==> flow/design.v <==
module ExtendMUX(
	 input[23:0] in,
	 input[1:0] ImmSrc,
	 output reg[31:0] ExtImm
	 );
	integer i;
	always @ (*)
	begin
		case(ImmSrc)
		2'b00:  
		begin
			ExtImm[7:0] = in[7:0];
			for(i=8;i<32;i=i+1)
				ExtImm[i] = in[7];
		end
		2'b01: 
		begin
			ExtImm[11:0] = in[11:0];
			for(i=12;i<32;i=i+1)
				ExtImm[i] = 'b0;
		end
		2'b10:  
		begin
			ExtImm[1:0] = 2'b00;
			ExtImm[25:2] = in[23:0];
			for(i=26;i<32;i=i+1)
				ExtImm[i] = in[23];
		end
		default:
			ExtImm = 'h00000000;
		endcase
	end
endmodule
module RegisterFile(
	input clk,
	input reset,
	input we,
	input RegSrcW,
	input[1:0] RegSrc,
	input[3:0] addr1,
	input[3:0] addr2,
	input[3:0] addr3,
	input[3:0] waddr,
	input[31:0] wdata,
	input[31:0] pcin,
	output reg[31:0] data1,
	output reg[31:0] data2,
	output reg[31:0] data3,
	output[31:0] pcout
	);
	reg[31:0] registers[15:0];
	integer idx;
	assign pcout = registers[15] + 32'd4;
	always @ (negedge clk)
	begin
		if (reset)
		begin
			for(idx=0; idx<=15; idx=idx+1) begin
				registers[idx] <= 'h00000000;
			end
		end
		else
		  begin
			if(we)
					registers[waddr] <= wdata;
		    if (RegSrcW == 1'b1) registers[15] <= pcin;
			else if (waddr != 4'b1111)
			    registers[15] <= pcin;	
		end
	end
	always @ (posedge clk)
	begin
		if (reset)
		begin
			data1 <= 'h00000000;
			data2 <= 'h00000000;
		end
		else
	    begin
			if (addr1 == 15) begin
				data1 <= registers[15] +32'd8;
			end
			else begin
				if(RegSrc[0] != 1'b1)
					data1 <= registers[addr1];
				else
					data1 <= registers[15] + 32'd8;
			end
			if (addr2 == 15) begin
				data2 <= registers[15] + 32'd8;
			end
			else
			begin
					data2 <= registers[addr2];
			end
			if (addr3 == 15) begin
				data3 <= registers[15] + 32'd8;
			end
			else begin
				data3 <= registers[addr3];
			end
		end
	end
endmodule
module armreduced(
	input clk,
	input reset,
	output[31:0] pc,
	input[31:0] inst,
	input nIRQ,
	output[3:0] be,
	output[31:0] memaddr,
	output memwrite,
	output memread,
	output[31:0] writedata,
	input[31:0] readdata
	);
	wire PCSrcD, PCSrcE, PCSrcM, PCSrcW;
	wire RegWriteD, RegWriteE, RegWriteM, RegWriteW;
	wire MemtoRegD, MemtoRegE, MemtoRegM, MemtoRegW;
	wire MemWriteD, MemWriteE, MemWriteM;
	wire [3:0] ALUControlD, ALUControlE;
	wire BranchD, BranchE, BranchTakenE;
	wire ALUSrcD, ALUSrcE;
	wire FlagWriteD, FlagWriteE;
	wire [1:0] ImmSrcD;
	wire [1:0] RegSrcD;
	wire [3:0] condE;
	wire condEx;
	wire [3:0] NZCV, FlagsE;
	wire newPCSrcE, newRegWriteE, newMemWriteE;
	wire [3:0] ALUFlags;
	wire InvalidRegD, InvalidRegE;
	wire StallF, StallD;
	wire FlushD, FlushE;
	wire FlushCtrlD;
	wire [1:0] ForwardAE, ForwardBE;
	wire[31:0] PCPlus4F, PCBranch;
	wire[31:0] NextPC;
	wire [31:0] PCF;
	wire [31:0] ResultW;
	assign be = 4'b1111;
	assign PCBranch = ALUResultE;
	assign NextPC = (BranchTakenE == 1'b1) ? PCBranch : (PCSrcW == 1'b1) ? ResultW : PCPlus4F;
	RegisterWBIF _RegisterWBIF(.clk(clk), .en(~StallF), .PC(NextPC), .PCF(PCF), .reset(reset));
	wire [31:0] instF;
	wire [31:0] instD;
	assign pc = PCF;
	assign PCPlus4F = PCF + 32'd4;
	RegisterIFID _RegisterIFID(.instF(inst), .clk(clk), .clr(FlushD), .en(~StallD), .instD(instD), .reset(reset));
	wire [1:0] OpcodeD;
	wire [3:0] ReadAddr1, ReadAddr2, WriteAddr, WA3D;
	wire [31:0] ReadData1, ReadData2, ReadData3;
	assign OpcodeD = instD[27:26];
	assign ReadAddr1 = instD[19:16];
	assign ReadAddr2 = (RegSrcD[1] == 1'b0) ? instD[3:0] : instD[15:12];
	assign WA3D = instD[15:12];
	ctrlSig _ctrlSig(.op(OpcodeD), .funct(instD[25:20]), .ALUOp(ALUControlD), .ImmSrc(ImmSrcD), .RegSrc(RegSrcD),  
		.PCSrc(PCSrcD), .RegWrite(RegWriteD), .MemWrite(MemWriteD), .MemtoReg(MemtoRegD), 
		.ALUSrc(ALUSrcD), .Svalue(FlagWriteD), .Branch(BranchD), .InvalidReg(InvalidRegD));
	wire newPCSrcD;
	assign newPCSrcD = (instD[15:12] == 4'b1111 && instD[24:21] == 4'b1101) ? 1'b1 : 1'b0;
	wire[31:0] pcoutD, pcoutE, pcoutM, pcoutW;	
	RegisterFile _RegisterFile(.clk(clk), .reset(reset), .we(RegWriteW), .RegSrcW(RegSrcW), .RegSrc(RegSrcD), 
		.addr1(ReadAddr1), .addr2(ReadAddr2), .addr3(WA3D), .waddr(WA3W), .wdata(ResultW), .pcin(PCF), 
		.data1(ReadData1), .data2(ReadData2), .data3(ReadData3), .pcout(pcoutD));
    wire IsReadAddr1_ValidD; 
    wire IsReadAddr2_ValidD;  
    assign IsReadAddr1_ValidD = ((instD[25:21] == 4'b1101 && OpcodeD == 2'b00) || BranchD)?  1'b0 : 1'b1;
    assign IsReadAddr2_ValidD = ( RegSrcD[1] == 1'b0 || (OpcodeD == 2'b01 && instD[20] == 1'b1 ) || (instD[25:21] ==4'b1101 &&
    OpcodeD == 2'b00)) ? 1'b1 : 1'b0;
	wire [31:0] ExtImmD;
	ExtendMUX _ExtendMUX(.in(instD[23:0]), .ImmSrc(ImmSrcD), .ExtImm(ExtImmD));
    wire RegSrcE;
	wire [1:0] OpcodeE;
    wire [3:0] ReadAddr1E, ReadAddr2E;
    wire [31:0] ReadData1E, ReadData2E;
    wire [3:0] WA3E, newWA3E;
    wire [31:0] ExtImmE;
	RegisterIDEXE _RegisterIDEXE(.ReadAddr1D(ReadAddr1), .ReadAddr2D(ReadAddr2), .OpcodeD(OpcodeD),
		.PCSrcD(newPCSrcD), .RegWriteD(RegWriteD), .MemtoRegD(MemtoRegD), .MemWriteD(MemWriteD),
        .ALUControlD(ALUControlD),.BranchD(BranchD),.ALUSrcD(ALUSrcD),.FlagWriteD(FlagWriteD),
		.CondD(instD[31:28]),.FlagsD(NZCV), .RegSrcD(RegSrcD[0]),
		.ReadData1D(ReadData1), .ReadData2D(ReadData2), .WriteAddress3D(WA3D),
		.ExtImmD(ExtImmD), .IsReadAddr1_ValidD(IsReadAddr1_ValidD), .IsReadAddr2_ValidD(IsReadAddr2_ValidD),
		.pcoutD(pcoutD), .clk(clk), .clr(FlushE), .reset(reset), .flushCtrlSig(FlushCtrlD),
        .ReadAddr1E(ReadAddr1E), .ReadAddr2E(ReadAddr2E), .OpcodeE(OpcodeE),
		.PCSrcE(PCSrcE),.RegWriteE(RegWriteE), .MemtoRegE(MemtoRegE),.MemWriteE(MemWriteE),
		.ALUControlE(ALUControlE),.BranchE(BranchE),.ALUSrcE(ALUSrcE), .FlagWriteE(FlagWriteE),
		.condE(condE),.FlagsE(FlagsE), .RegSrcE(RegSrcE),
		.ReadData1E(ReadData1E),.ReadData2E(ReadData2E),.WriteAddress3E(WA3E),
		.ExtImmE(ExtImmE), .IsReadAddr1_ValidE(IsReadAddr1_ValidE), .IsReadAddr2_ValidE(IsReadAddr2_ValidE), .pcoutE(pcoutE)
    );
	wire [31:0] WriteDataE, ALUResultE;
    wire [31:0] SrcAE,SrcBE; 
    wire IsReadAddr1_ValidE, IsReadAddr2_ValidE;
    assign  newWA3E = (BranchTakenE) ? 4'd14 : WA3E;
    assign SrcAE = (ForwardAE == 2'b00) ? ReadData1E : (ForwardAE == 2'b01) ? ResultW : ALUOutM;
    assign WriteDataE = (ForwardBE == 2'b00) ? ReadData2E :(ForwardBE == 2'b01) ? ResultW : ALUOutM;
    assign SrcBE = (ALUSrcE == 1'b0) ? WriteDataE : ExtImmE;
    ALU32bit _ALU32bit (.SrcA(SrcAE), .SrcB(SrcBE), .ALUOp(ALUControlE), .ALUResult(ALUResultE), .ALUFlags(ALUFlags));
	conditionUnit _conditionUnit(.FlagWriteE(FlagWriteE), .condE(condE), .FlagsE(FlagsE), .ALUFlags(ALUFlags), 
		.NZCV(NZCV), .condEx(condEx));
	assign BranchTakenE = BranchE & condEx;
    assign newPCSrcE = PCSrcE & condEx;
    assign newRegWriteE = RegWriteE & condEx;
    assign newMemWriteE = MemWriteE & condEx;
	wire [3:0] WA3M;
    wire [31:0] WriteDataM;
    wire [31:0] ALUOutM;
    wire RegSrcM;
    wire BranchTakenM, BranchTakenW;
    RegisterEXEMEM _RegisterEXEMEM(
		.PCSrcE(newPCSrcE),.RegWriteE(newRegWriteE),.MemtoRegE(MemtoRegE),.MemWriteE(newMemWriteE),
        .clk(clk), .reset(reset),
		.ALUResultE(ALUResultE),.WriteDataE(WriteDataE),.WA3E(newWA3E), .RegSrcE(RegSrcE), .pcoutE(pcoutE), .BranchTakenE(BranchTakenE), 
        .PCSrcM(PCSrcM), .RegWriteM(RegWriteM), .MemtoRegM(MemtoRegM), .MemWriteM(MemWriteM), 
        .WriteDataM(WriteDataM),.ALUOutM(ALUOutM), .WA3M(WA3M), .RegSrcM(RegSrcM), .pcoutM(pcoutM), .BranchTakenM(BranchTakenM));
	assign memaddr = ALUOutM;
    assign memread = 1'b1;  
    assign memwrite = MemWriteM;
    assign writedata = WriteDataM;
	wire [31:0] ReadDataW, ALUOutW;
	wire [3:0] WA3W;
	wire RegSrcW;
	RegisterMEMWB _RegisterMEMWB(
		.clk(clk),
		.reset(reset),
		.PCSrcM(PCSrcM),
		.RegWriteM(RegWriteM),
		.MemtoRegM(MemtoRegM),
		.ALUOutM(ALUOutM),
		.ReadDataM(readdata),
		.WA3M(WA3M),
		.RegSrcM(RegSrcM),
		.pcoutM(pcoutM),
		.BranchTakenM(BranchTakenM),
		.PCSrcW(PCSrcW),
		.RegWriteW(RegWriteW),
		.MemtoRegW(MemtoRegW),
		.ReadDataW(ReadDataW),
		.ALUOutW(ALUOutW),
		.WA3W(WA3W),
		.RegSrcW(RegSrcW),
		.pcoutW(pcoutW),
		.BranchTakenW(BranchTakenW));
	assign ResultW = (BranchTakenW) ? pcoutW : (MemtoRegW == 1'b1) ? ReadDataW : ALUOutW;
	StallforControlHazard _StallforControlHazard(.newPCSrcE(newPCSrcE), .PCSrcM(PCSrcM), .PCSrcW(PCSrcW), 
	 .BranchTakenE(BranchTakenE), .FlushD(FlushD), .FlushE(FlushE));
    StallforDataHazard _StallforDataHazard(
		.ReadRegister1(ReadAddr1), .ReadRegister2(ReadAddr2),.WriteRegisterE(WA3E),
		.OpcodeE(OpcodeE), .RegWriteE(RegWriteE), .BranchTakenE(BranchTakenE),
		.StallF(StallF),.StallD(StallD),.FlushCtrlD(FlushCtrlD), .IsReadAddr1_ValidE(IsReadAddr1_ValidE),
		.WriteRegisterW(WA3W), .RegWriteW(RegWriteW));
	ForwardforDataHazard _ForwardforDataHazard(
    	.ReadAddr1E(ReadAddr1E), .ReadAddr2E(ReadAddr2E),
		.WriteAddrM(WA3M),.regWriteM(RegWriteM),
    	.WriteAddrW(WA3W), .regWriteW(RegWriteW), 
		.ForwardAE(ForwardAE), .ForwardBE(ForwardBE),
		.IsReadAddr1_ValidE(IsReadAddr1_ValidE), 
        .IsReadAddr2_ValidE(IsReadAddr2_ValidE) 
		);
endmodule
module RegisterIFID(
    input [31:0] instF,
    input clk,
    input clr,
    input en,
    input reset,
    output reg [31:0] instD
);
    always @(negedge clk) begin
        if (clr)
            instD <= 32'd0;
        else if (reset)
            instD <= 32'd0;
        else if (en)
            instD <= instF;
        else 
            instD <= instD;
    end
endmodule
module RegisterIDEXE(
    input [3:0]ReadAddr1D,
    input [3:0]ReadAddr2D,
    input [1:0]OpcodeD,
    input PCSrcD,
    input RegWriteD,
    input MemtoRegD,
    input MemWriteD,
    input [3:0] ALUControlD,
    input BranchD,
    input ALUSrcD,
    input FlagWriteD,
    input [3:0] CondD,
    input [3:0] FlagsD,
    input RegSrcD,
    input [31:0] ReadData1D,
    input [31:0] ReadData2D,
    input [3:0] WriteAddress3D,
    input [31:0] ExtImmD,
    input flushCtrlSig,
    input InvalidRegD,
    input IsReadAddr1_ValidD,
    input IsReadAddr2_ValidD,
    input [31:0]pcoutD,
    input clk,
    input clr,
    input reset,
    output reg [3:0] ReadAddr1E,
    output reg [3:0] ReadAddr2E,
    output reg [1:0] OpcodeE,
    output reg PCSrcE,
    output reg RegWriteE,
    output reg MemtoRegE,
    output reg MemWriteE,
    output reg [3:0] ALUControlE,
    output reg BranchE,
    output reg ALUSrcE,
    output reg FlagWriteE,
    output reg [3:0] condE,
    output reg [3:0] FlagsE,
    output reg RegSrcE,
    output reg [31:0] ReadData1E,
    output reg [31:0] ReadData2E,
    output reg [3:0] WriteAddress3E,
    output reg [31:0] ExtImmE,
    output reg InvalidRegE,
    output reg IsReadAddr1_ValidE,
    output reg IsReadAddr2_ValidE,
    output reg [31:0] pcoutE
);
    always @(negedge clk) begin
        if (clr) begin
            ReadAddr1E <= 4'b0;
            ReadAddr2E <= 4'b0;
            OpcodeE <= 2'b0;
            PCSrcE <= 1'b0;
            RegWriteE <= 1'b0;
            MemtoRegE <= 1'b0;
            MemWriteE <= 1'b0;
            ALUControlE <= 4'b0000;
            BranchE <= 1'b0;
            ALUSrcE <= 1'b0;
            FlagWriteE <= 1'b0;
            condE <= 4'b0;
            RegSrcE <= 1'b0;
            ReadData1E <= 32'b0;
            ReadData2E <= 32'b0;
            WriteAddress3E <= 4'b0;
            ExtImmE <= 32'b0;
            InvalidRegE <= 1'b0;
            IsReadAddr1_ValidE <= 1'b0; 
            IsReadAddr2_ValidE <= 1'b0;
            pcoutE <= 32'b0;
            FlagsE <= 4'b0000;
        end
        else if (reset) begin
            ReadAddr1E <= 4'b0;
            ReadAddr2E <= 4'b0;
            OpcodeE <= 2'b0;
            PCSrcE <= 1'b0;
            RegWriteE <= 1'b0;
            MemtoRegE <= 1'b0;
            MemWriteE <= 1'b0;
            ALUControlE <= 4'b0000;
            BranchE <= 1'b0;
            ALUSrcE <= 1'b0;
            FlagWriteE <= 1'b0;
            condE <= 4'b0;
            RegSrcE <= 1'b0;
            FlagsE <= 4'b0;
            ReadData1E <= 32'b0;
            ReadData2E <= 32'b0;
            WriteAddress3E <= 4'b0;
            ExtImmE <= 32'b0;
            InvalidRegE <= 1'b0;
            IsReadAddr1_ValidE <= 1'b0; 
            IsReadAddr2_ValidE <= 1'b0;
            pcoutE <= 32'b0;
            FlagsE <= 4'b0000;
		end
        else begin
            if (flushCtrlSig == 1'b1) begin
                PCSrcE <= 1'b0;
                RegWriteE <= 1'b0;
                MemtoRegE <= 1'b0;
                MemWriteE <= 1'b0;
                ALUControlE <= 4'b0000;
                BranchE <= 1'b0;
                ALUSrcE <= 1'b0;
                FlagWriteE <= 1'b0;
                condE <= 4'b0;     
                RegSrcE <= 1'b0;
                InvalidRegE <= 1'b0;   
                IsReadAddr1_ValidE <= 1'b0; 
                IsReadAddr2_ValidE <= 1'b0;
            end
            else begin
                PCSrcE <= PCSrcD;
                RegWriteE <= RegWriteD;
                MemtoRegE <= MemtoRegD;
                MemWriteE <= MemWriteD;
                ALUControlE <= ALUControlD;
                BranchE <= BranchD;
                ALUSrcE <= ALUSrcD;
                FlagWriteE <= FlagWriteD;
                condE <= CondD;
                RegSrcE <= RegSrcD;
                InvalidRegE <= InvalidRegD;
                IsReadAddr1_ValidE <= IsReadAddr1_ValidD; 
                IsReadAddr2_ValidE <= IsReadAddr2_ValidD; 
            end
            ReadAddr1E <= ReadAddr1D;
            ReadAddr2E <= ReadAddr2D;
            OpcodeE <= OpcodeD;
            ReadData1E <= ReadData1D;
            ReadData2E <= ReadData2D;
            WriteAddress3E <= WriteAddress3D;
            ExtImmE <= ExtImmD;
            pcoutE <= pcoutD;
            FlagsE <= FlagsD;
        end
    end
endmodule
module RegisterEXEMEM(
   input PCSrcE,
   input RegWriteE,
   input MemtoRegE,
   input MemWriteE,
   input clk,
   input reset,
   input [31:0] ALUResultE,
   input [31:0] WriteDataE,
   input [3:0] WA3E,
   input RegSrcE,
   input [31:0]pcoutE,
   input BranchTakenE,
   output reg PCSrcM,
   output reg RegWriteM,
   output reg MemtoRegM,
   output reg MemWriteM,
   output reg [3:0] WA3M,
   output reg [31:0] WriteDataM,
   output reg [31:0] ALUOutM,
   output reg RegSrcM,
   output reg [31:0]pcoutM,
   output reg BranchTakenM
   );
   always @ (negedge clk) begin
      if (reset) begin
            PCSrcM <= 1'b0;
            RegWriteM <= 1'b0;
            MemtoRegM <= 1'b0;
            MemWriteM <= 1'b0;
            WA3M <= 4'b0;
            ALUOutM <= 32'b0;
            WriteDataM <= 32'b0;
            RegSrcM <= 1'b0;
            pcoutM <= 32'b0;
            BranchTakenM <= 1'b0;
      end
      else
            PCSrcM <= PCSrcE;
            RegWriteM <= RegWriteE;
            MemtoRegM <= MemtoRegE;
            MemWriteM <= MemWriteE;
            WA3M <= WA3E;
            ALUOutM <= ALUResultE;
            WriteDataM <= WriteDataE;
            RegSrcM <= RegSrcE;
            pcoutM <= pcoutE;
            BranchTakenM <= BranchTakenE;
      end
endmodule
module RegisterMEMWB(
   input clk,
   input reset,
   input PCSrcM,
   input RegWriteM,
   input MemtoRegM,
   input [31:0] ALUOutM,
   input [31:0] ReadDataM,
   input [3:0] WA3M,
   input RegSrcM,
   input [31:0]pcoutM,
   input BranchTakenM,
   output reg PCSrcW,
   output reg RegWriteW,
   output reg MemtoRegW,
   output reg [31:0]ReadDataW,
   output reg [31:0] ALUOutW,
   output reg [3:0] WA3W,
   output reg RegSrcW,
   output reg [31:0]pcoutW,
   output reg BranchTakenW
);
 always @ (negedge clk) begin
      if (reset) begin
            PCSrcW <= 1'b0;
            RegWriteW <= 1'b0;
            MemtoRegW <= 1'b0;
            ReadDataW <= 32'b0;
            ALUOutW <= 32'b0;
            WA3W <= 4'b0;
            RegSrcW <= 1'b0;
            pcoutW <= 32'b0;
            BranchTakenW <= 1'b0;
      end
      else
           PCSrcW <= PCSrcM;
           RegWriteW <= RegWriteM;
           MemtoRegW <= MemtoRegM;
           ReadDataW <= ReadDataM;
           ALUOutW <= ALUOutM;
           WA3W <= WA3M;
           RegSrcW <= RegSrcM;
           pcoutW <= pcoutM;
           BranchTakenW <= BranchTakenM;
      end
endmodule
module RegisterWBIF(
    input clk,
    input en,
    input [31:0] PC,
    input reset,
    output reg [31:0] PCF
);
    always @(negedge clk) begin
		if (reset)
			PCF <= 'h00000000;
        else if (en)
            PCF <= PC;
        else
            PCF <= PCF;
    end
endmodule
module StallforControlHazard(
    input newPCSrcE,
    input PCSrcM,
    input PCSrcW,
    input BranchTakenE,
    output reg FlushD,
    output reg FlushE
);
  always @(*) begin
    if (BranchTakenE == 1'b1) begin
       FlushD = 1'b1;
       FlushE = 1'b1;
    end
    else if (newPCSrcE == 1'b1 || PCSrcM == 1'b1 || PCSrcW == 1'b1) begin
       FlushD = 1'b1;
       FlushE = 1'b1;
    end
    else begin
       FlushD = 1'b0;
       FlushE = 1'b0;
    end
  end
endmodule
module StallforDataHazard(
    input [3:0] ReadRegister1,
    input [3:0] ReadRegister2,
    input [3:0] WriteRegisterE,
    input [3:0] WriteRegisterW,
    input [1:0] OpcodeE,
    input RegWriteE,
    input RegWriteW,
    input BranchTakenE,
    input IsReadAddr1_ValidE,
    output reg StallF,
    output reg StallD,
    output reg FlushCtrlD
);
    always @(*) begin
        if (RegWriteE == 1'b1 && OpcodeE == 2'b01 && (WriteRegisterE == ReadRegister1 || WriteRegisterE == ReadRegister2
    )) begin  
                StallF = 1;  
                StallD = 1;
                FlushCtrlD = 1;
          end
        else if (BranchTakenE == 1'b0 && RegWriteW == 1'b1 && (WriteRegisterW == ReadRegister1 || WriteRegisterW == ReadRegister2))
           begin StallF = 1; StallD = 1; FlushCtrlD = 1;
           end
        else begin
            StallF = 0;
            StallD = 0;
            FlushCtrlD = 0;
        end
    end
endmodule
module ForwardforDataHazard(
    input [3:0] ReadAddr1E,
    input [3:0] ReadAddr2E,
    input InvalidRegE,  
    input [3:0] WriteAddrM,
    input regWriteM,
    input [3:0] WriteAddrW,
    input regWriteW,
    input IsReadAddr1_ValidE, 
    input IsReadAddr2_ValidE, 
    output reg [1:0] ForwardAE,
    output reg [1:0] ForwardBE
);
    wire match1EM;
    wire match1EW;
    wire match2EM;
    wire match2EW;
    assign match1EM = (ReadAddr1E == WriteAddrM) ? 1'b1 : 1'b0;
    assign match1EW = (ReadAddr1E == WriteAddrW) ? 1'b1 : 1'b0;
    assign match2EM = (ReadAddr2E == WriteAddrM) ? 1'b1 : 1'b0;
    assign match2EW = (ReadAddr2E == WriteAddrW) ? 1'b1 : 1'b0;
    always @(*) begin
        begin
            if (match1EM && regWriteM)
                ForwardAE = 2'b10;
            else if (match1EW && regWriteW)
                ForwardAE = 2'b01;
            else
                ForwardAE = 2'b00;
        end
        begin
            if (match2EM && regWriteM)
                ForwardBE = 2'b10;
            else if (match2EW && regWriteW)
                ForwardBE = 2'b01;
            else
                ForwardBE = 2'b00;
        end
    end
endmodule
module ctrlSig(
	input [1:0] op,
	input [5:0] funct,
	output reg [3:0] ALUOp,
	output reg [1:0] ImmSrc,
	output reg [1:0] RegSrc,
	output reg PCSrc,
	output reg RegWrite,
	output reg MemWrite,
	output reg MemtoReg,
	output reg ALUSrc,
	output reg Svalue,
	output reg Branch,
	output reg InvalidReg
	);
	wire [3:0] cmd = funct[4:1];
	wire cmpOnly = (cmd[3:2] == 2'b10);
	always @ (*)
	begin
		ALUOp = 4'b0100;
		ImmSrc = 2'b00;
		RegSrc = 2'b00;
		PCSrc = 1'b0;
		RegWrite = 1'b0;
		MemWrite = 1'b0;
		MemtoReg = 1'b0;
		ALUSrc = 1'b0;
		Svalue = 1'b0;
		Branch = 1'b0;
		InvalidReg = 1'b0;
		case(op)
		2'b00:  
		begin
			ALUOp = cmd;
			ImmSrc = 2'b00;
			ALUSrc = funct[5];
			RegWrite = ~cmpOnly;
			Svalue = funct[0] | cmpOnly;
		end
		2'b01:  
		begin
			ALUOp = funct[3] ? 4'b0100 : 4'b0010;
			ImmSrc = 2'b01;
			ALUSrc = 1'b1;
			RegWrite = funct[0];
			MemtoReg = funct[0];
			MemWrite = ~funct[0];
			RegSrc = {~funct[0], 1'b0};
		end
		2'b10:  
		begin
			ALUOp = 4'b0100;
			ImmSrc = 2'b10;
			ALUSrc = 1'b1;
			RegSrc = 2'b01;
			Branch = 1'b1;
			RegWrite = funct[4];
		end
		default: ;
		endcase
	end
endmodule
module ALU32bit(
	input [31:0] SrcA,
	input [31:0] SrcB,
	input [3:0] ALUOp,
	output reg [31:0] ALUResult,
	output [3:0] ALUFlags
	);
	reg [32:0] sum;
	reg arith;
	reg [31:0] opA, opB;
	always @ (*)
	begin
		arith = 1'b0;
		opA = SrcA;
		opB = SrcB;
		sum = 33'd0;
		case(ALUOp)
		4'b0000, 4'b1000: ALUResult = SrcA & SrcB;        
		4'b0001, 4'b1001: ALUResult = SrcA ^ SrcB;        
		4'b0010, 4'b0110, 4'b1010:                        
		begin
			arith = 1'b1;
			opB = ~SrcB;
			sum = {1'b0, SrcA} + {1'b0, ~SrcB} + 33'd1;
			ALUResult = sum[31:0];
		end
		4'b0011, 4'b0111:                                 
		begin
			arith = 1'b1;
			opA = SrcB;
			opB = ~SrcA;
			sum = {1'b0, SrcB} + {1'b0, ~SrcA} + 33'd1;
			ALUResult = sum[31:0];
		end
		4'b0100, 4'b0101, 4'b1011:                        
		begin
			arith = 1'b1;
			sum = {1'b0, SrcA} + {1'b0, SrcB};
			ALUResult = sum[31:0];
		end
		4'b1100: ALUResult = SrcA | SrcB;                 
		4'b1101: ALUResult = SrcB;                        
		4'b1110: ALUResult = SrcA & ~SrcB;                
		default: ALUResult = ~SrcB;                       
		endcase
	end
	assign ALUFlags[3] = ALUResult[31];
	assign ALUFlags[2] = (ALUResult == 32'd0);
	assign ALUFlags[1] = arith & sum[32];
	assign ALUFlags[0] = arith & (opA[31] == opB[31]) & (ALUResult[31] != opA[31]);
endmodule
module conditionUnit(
	input FlagWriteE,
	input [3:0] condE,
	input [3:0] FlagsE,
	input [3:0] ALUFlags,
	output [3:0] NZCV,
	output reg condEx
	);
	wire N = FlagsE[3];
	wire Z = FlagsE[2];
	wire C = FlagsE[1];
	wire V = FlagsE[0];
	always @ (*)
	begin
		case(condE)
		4'b0000: condEx = Z;                  
		4'b0001: condEx = ~Z;                 
		4'b0010: condEx = C;                  
		4'b0011: condEx = ~C;                 
		4'b0100: condEx = N;                  
		4'b0101: condEx = ~N;                 
		4'b0110: condEx = V;                  
		4'b0111: condEx = ~V;                 
		4'b1000: condEx = C & ~Z;             
		4'b1001: condEx = ~C | Z;             
		4'b1010: condEx = (N == V);           
		4'b1011: condEx = (N != V);           
		4'b1100: condEx = ~Z & (N == V);      
		4'b1101: condEx = Z | (N != V);       
		default: condEx = 1'b1;               
		endcase
	end
	assign NZCV = (FlagWriteE & condEx) ? ALUFlags : FlagsE;
endmodule
# Tool chain data of armreduced
# What the tools print for armreduced, step after step.
# Line numbers count from 1 in the design file above.
# Library cell names are shortened.
# Not given: -
[inputs] top="armreduced" clock="clk" library="sky130hd" pvt_corner="tt_025C_1v80"

# Word-level counts
# Source: Yosys, flattened and elaborated, memories not mapped. Widths are those after wreduce. Print and check cells do not count. Equal cells are merged and count once.
# Yosys's memory passes give these memory sizes; they may raise the number of words (mostly to a power of two), join words into wider ones and drop unused or constant bits.
[word_totals] regBits=495 ramBits=512 memories=1 inputBits=67 out_inout_bits=102 word_cells=252
[mem_list] name="_RegisterFile.registers" words=16 word_bits=32 line_no=51 rtl="reg[31:0] registers[15:0];"
[op_classes] add_sub_neg=8 equal=53 n_mux=79 logic=34 reduce_logical=34
[op_table] operator="two-way mux 32 bit" n=22
[op_table] operator="case mux 32 bit (select 8 bit)" n=1
[op_table] operator="adder 32 x 32 -> 33 bit" n=3
[op_table] operator="case mux 33 bit (select 3 bit)" n=1
[op_table] operator="equality test 4 bit with constant B" n=18
[op_table] operator="adder 33 x 1 -> 33 bit with constant B" n=2
[op_table] operator="adder 32 x 3 -> 32 bit with constant B" n=2
[op_table] operator="bitwise AND 32 bit" n=2
[op_table] operator="NOT 32 bit" n=2
[op_table] operator="case mux 32 bit (select 2 bit)" n=1
[op_table] operator="bitwise OR 32 bit" n=1
[op_table] operator="XOR 32 bit" n=1
[op_table] operator="adder 32 x 4 -> 32 bit with constant B" n=1
[op_table] operator="zero test 32 bit" n=1
[op_table] operator="equality test 4 x 3 -> 1 bit with constant B" n=8
[op_table] operator="equality test 4 bit" n=8
[op_table] operator="case mux 1 bit (select 2 bit)" n=16
[op_table] operator="two-way mux 1 bit" n=21
[op_table] operator="two-way mux 4 bit" n=5
[op_table] operator="equality test 4 x 2 -> 1 bit with constant B" n=4
[op_table] operator="OR reduction 2 bit" n=7
[op_table] operator="case mux 1 bit (select 14 bit)" n=1
[op_table] operator="bitwise AND 1 bit" n=12
[op_table] operator="OR reduction 3 bit" n=4
[op_table] operator="case mux 6 bit (select 2 bit)" n=1
[op_table] operator="case mux 1 bit (select 3 bit)" n=4
[op_table] operator="NOT 1 bit" n=11
[op_table] operator="equality test 2 x 1 -> 1 bit with constant B" n=5
# Other operator kinds: 16; their cells: 43.

# Logic depth
# Depth = most cells in a row (Yosys ltp): at word level without a register or memory, in the mapped netlist without a sequential cell, where the memories' decode and read muxes count.
[depth] word_depth=15 ABC_AREA=0 mapped_depth=25 depth_no_buf=22

# Synthesis result
# Source: synth_stat.txt of the flow (Yosys; design flattened, memories mapped). It holds for the ABC_AREA given above (unset counts as 0); a run with the other value may have another netlist.
# Totals and module areas in this step are rounded.
[types] cell="edfxtp_1" n=512 type_area_um2=1.54E+04
[types] cell="dfxtp_1" n=498 type_area_um2=9.97E+03
[types] cell="mux4_2" n=174 type_area_um2=3.92E+03
[types] cell="nand2_1" n=793 type_area_um2=2.98E+03
[types] cell="nor2_1" n=794 type_area_um2=2.98E+03
[types] cell="ha_1" n=145 type_area_um2=1814.24
[types] cell="clkbuf_1" n=342 type_area_um2=1.28E+03
[types] cell="a21oi_1" n=247 type_area_um2=1.24E+03
[types] cell="o21ai_0" n=220 type_area_um2=1.1E+03
[types] cell="nand3_1" n=208 type_area_um2=1.04E+03
[types] cell="a211oi_1" n=115 type_area_um2=863.328
[types] cell="xnor2_1" n=91 type_area_um2=797.014
[types] cell="mux2i_1" n=70 type_area_um2=700.672
[types] cell="a311oi_1" n=70 type_area_um2=613.088
[types] cell="and2_1" n=91 type_area_um2=569.296
[types] cell="nor3_1" n=100 type_area_um2=500.48
[types] cell="inv_1" n=129 type_area_um2=484.214
[types] cell="and3_1" n=74 type_area_um2=462.944
# Other cell types: 94; their cells: 829.
[mapped] stdcells=5502 mapped_area_um2=53060 seqArea_um2=25340 flip_flops=1010 n_buf=443
# By module: a second synthesis without flattening, with its own total; a netlist apart from the flattened one above.
[unflattened] cells_unflattened=5290 area_unflattened_um2=60160
# Rows give one instance, submodules left out.
[by_module] module="RegisterFile" n_inst=1 cells=2387 mod_area_um2=35020 seq_area_um2=17620
[by_module] module="ALU32bit" n_inst=1 cells=1312 mod_area_um2=8529 seq_area_um2=0.0
[by_module] module="RegisterIDEXE" n_inst=1 cells=369 mod_area_um2=4857 seq_area_um2=3303
[by_module] module="armreduced" n_inst=1 cells=619 mod_area_um2=3877 seq_area_um2=0.0
[by_module] module="RegisterEXEMEM" n_inst=1 cells=108 mod_area_um2=2140 seq_area_um2=2122
[by_module] module="RegisterMEMWB" n_inst=1 cells=107 mod_area_um2=2120 seq_area_um2=2102
[by_module] module="RegisterWBIF" n_inst=1 cells=104 mod_area_um2=1167 seq_area_um2=640.6
[by_module] module="RegisterIFID" n_inst=1 cells=106 mod_area_um2=1160 seq_area_um2=640.6
[by_module] module="ExtendMUX" n_inst=1 cells=60 mod_area_um2=360.3 seq_area_um2=0.0
[by_module] module="conditionUnit" n_inst=1 cells=28 mod_area_um2=269.0 seq_area_um2=0.0
[by_module] module="ctrlSig" n_inst=1 cells=31 mod_area_um2=222.7 seq_area_um2=0.0
[by_module] module="ForwardforDataHazard" n_inst=1 cells=32 mod_area_um2=215.2 seq_area_um2=0.0
[by_module] module="StallforDataHazard" n_inst=1 cells=25 mod_area_um2=203.9 seq_area_um2=0.0
[by_module] module="StallforControlHazard" n_inst=1 cells=2 mod_area_um2=15.0 seq_area_um2=0.0

# Measured results for armreduced: 4 stored runs of the Yosys and OpenROAD flow on sky130hd. The settings differ; the order carries no meaning. The constraints put input and output delay at 20% of the set period each and load the outputs with 0.01 pF.
# The results are shown rounded.
run="entry A" settings CAP_MARGIN=40 CELL_PAD_IN_SITES_DETAIL_PLACEMENT=2 CORE_ASPECT_RATIO=1.86 CORE_MARGIN=10 CORE_UTILIZATION=57 CTS_CLUSTER_DIAMETER=398 GPL_ROUTABILITY_DRIVEN=0 HOLD_SLACK_MARGIN=0.16 MAX_ROUTING_LAYER="met5" MIN_ROUTING_LAYER="met2" PLACE_DENSITY_LB_ADDON=0.02 period_ns=14.9 SLEW_MARGIN=20
run="entry A" outcome="incomplete, placement halted on DPL-0033"
run="entry B" settings ABC_AREA=0 CAP_MARGIN=0 CELL_PAD_IN_SITES_DETAIL_PLACEMENT=1 CELL_PAD_IN_SITES_GLOBAL_PLACEMENT=3 CORE_ASPECT_RATIO=0.52 CORE_MARGIN=4 CTS_CLUSTER_SIZE=48 GPL_ROUTABILITY_DRIVEN=1 GPL_TIMING_DRIVEN=0 MIN_ROUTING_LAYER="met2" PLACE_DENSITY=0.54 SETUP_SLACK_MARGIN=-1.15 SLEW_MARGIN=25 TNS_END_PERCENT=95 period_ns=20.0 CORE_UTILIZATION=40
run="entry B" outcome="incomplete, routing halted on GRT-0116"
run="entry C" settings CORE_UTILIZATION=41 period_ns=16.9 CAP_MARGIN=20 CORE_MARGIN=2 SLEW_MARGIN=20
run="entry C" results setup_ws_ns=2.361 synthesis_area_um2=53060 die_area_um2=132300 finalUtil_frac=0.497 hold_worst_slack_ns=0.310 fin_tns_ns=0.000 finalCellArea_um2=63620
run="entry D" settings period_ns=20.0 CAP_MARGIN=20 CORE_MARGIN=2 CORE_UTILIZATION=40 SLEW_MARGIN=20
run="entry D" results hold_worst_slack_ns=0.309 die_area_um2=135600 setup_ws_ns=3.208 finalUtil_frac=0.483 finalCellArea_um2=63610 fin_tns_ns=0.000 synthesis_area_um2=53060
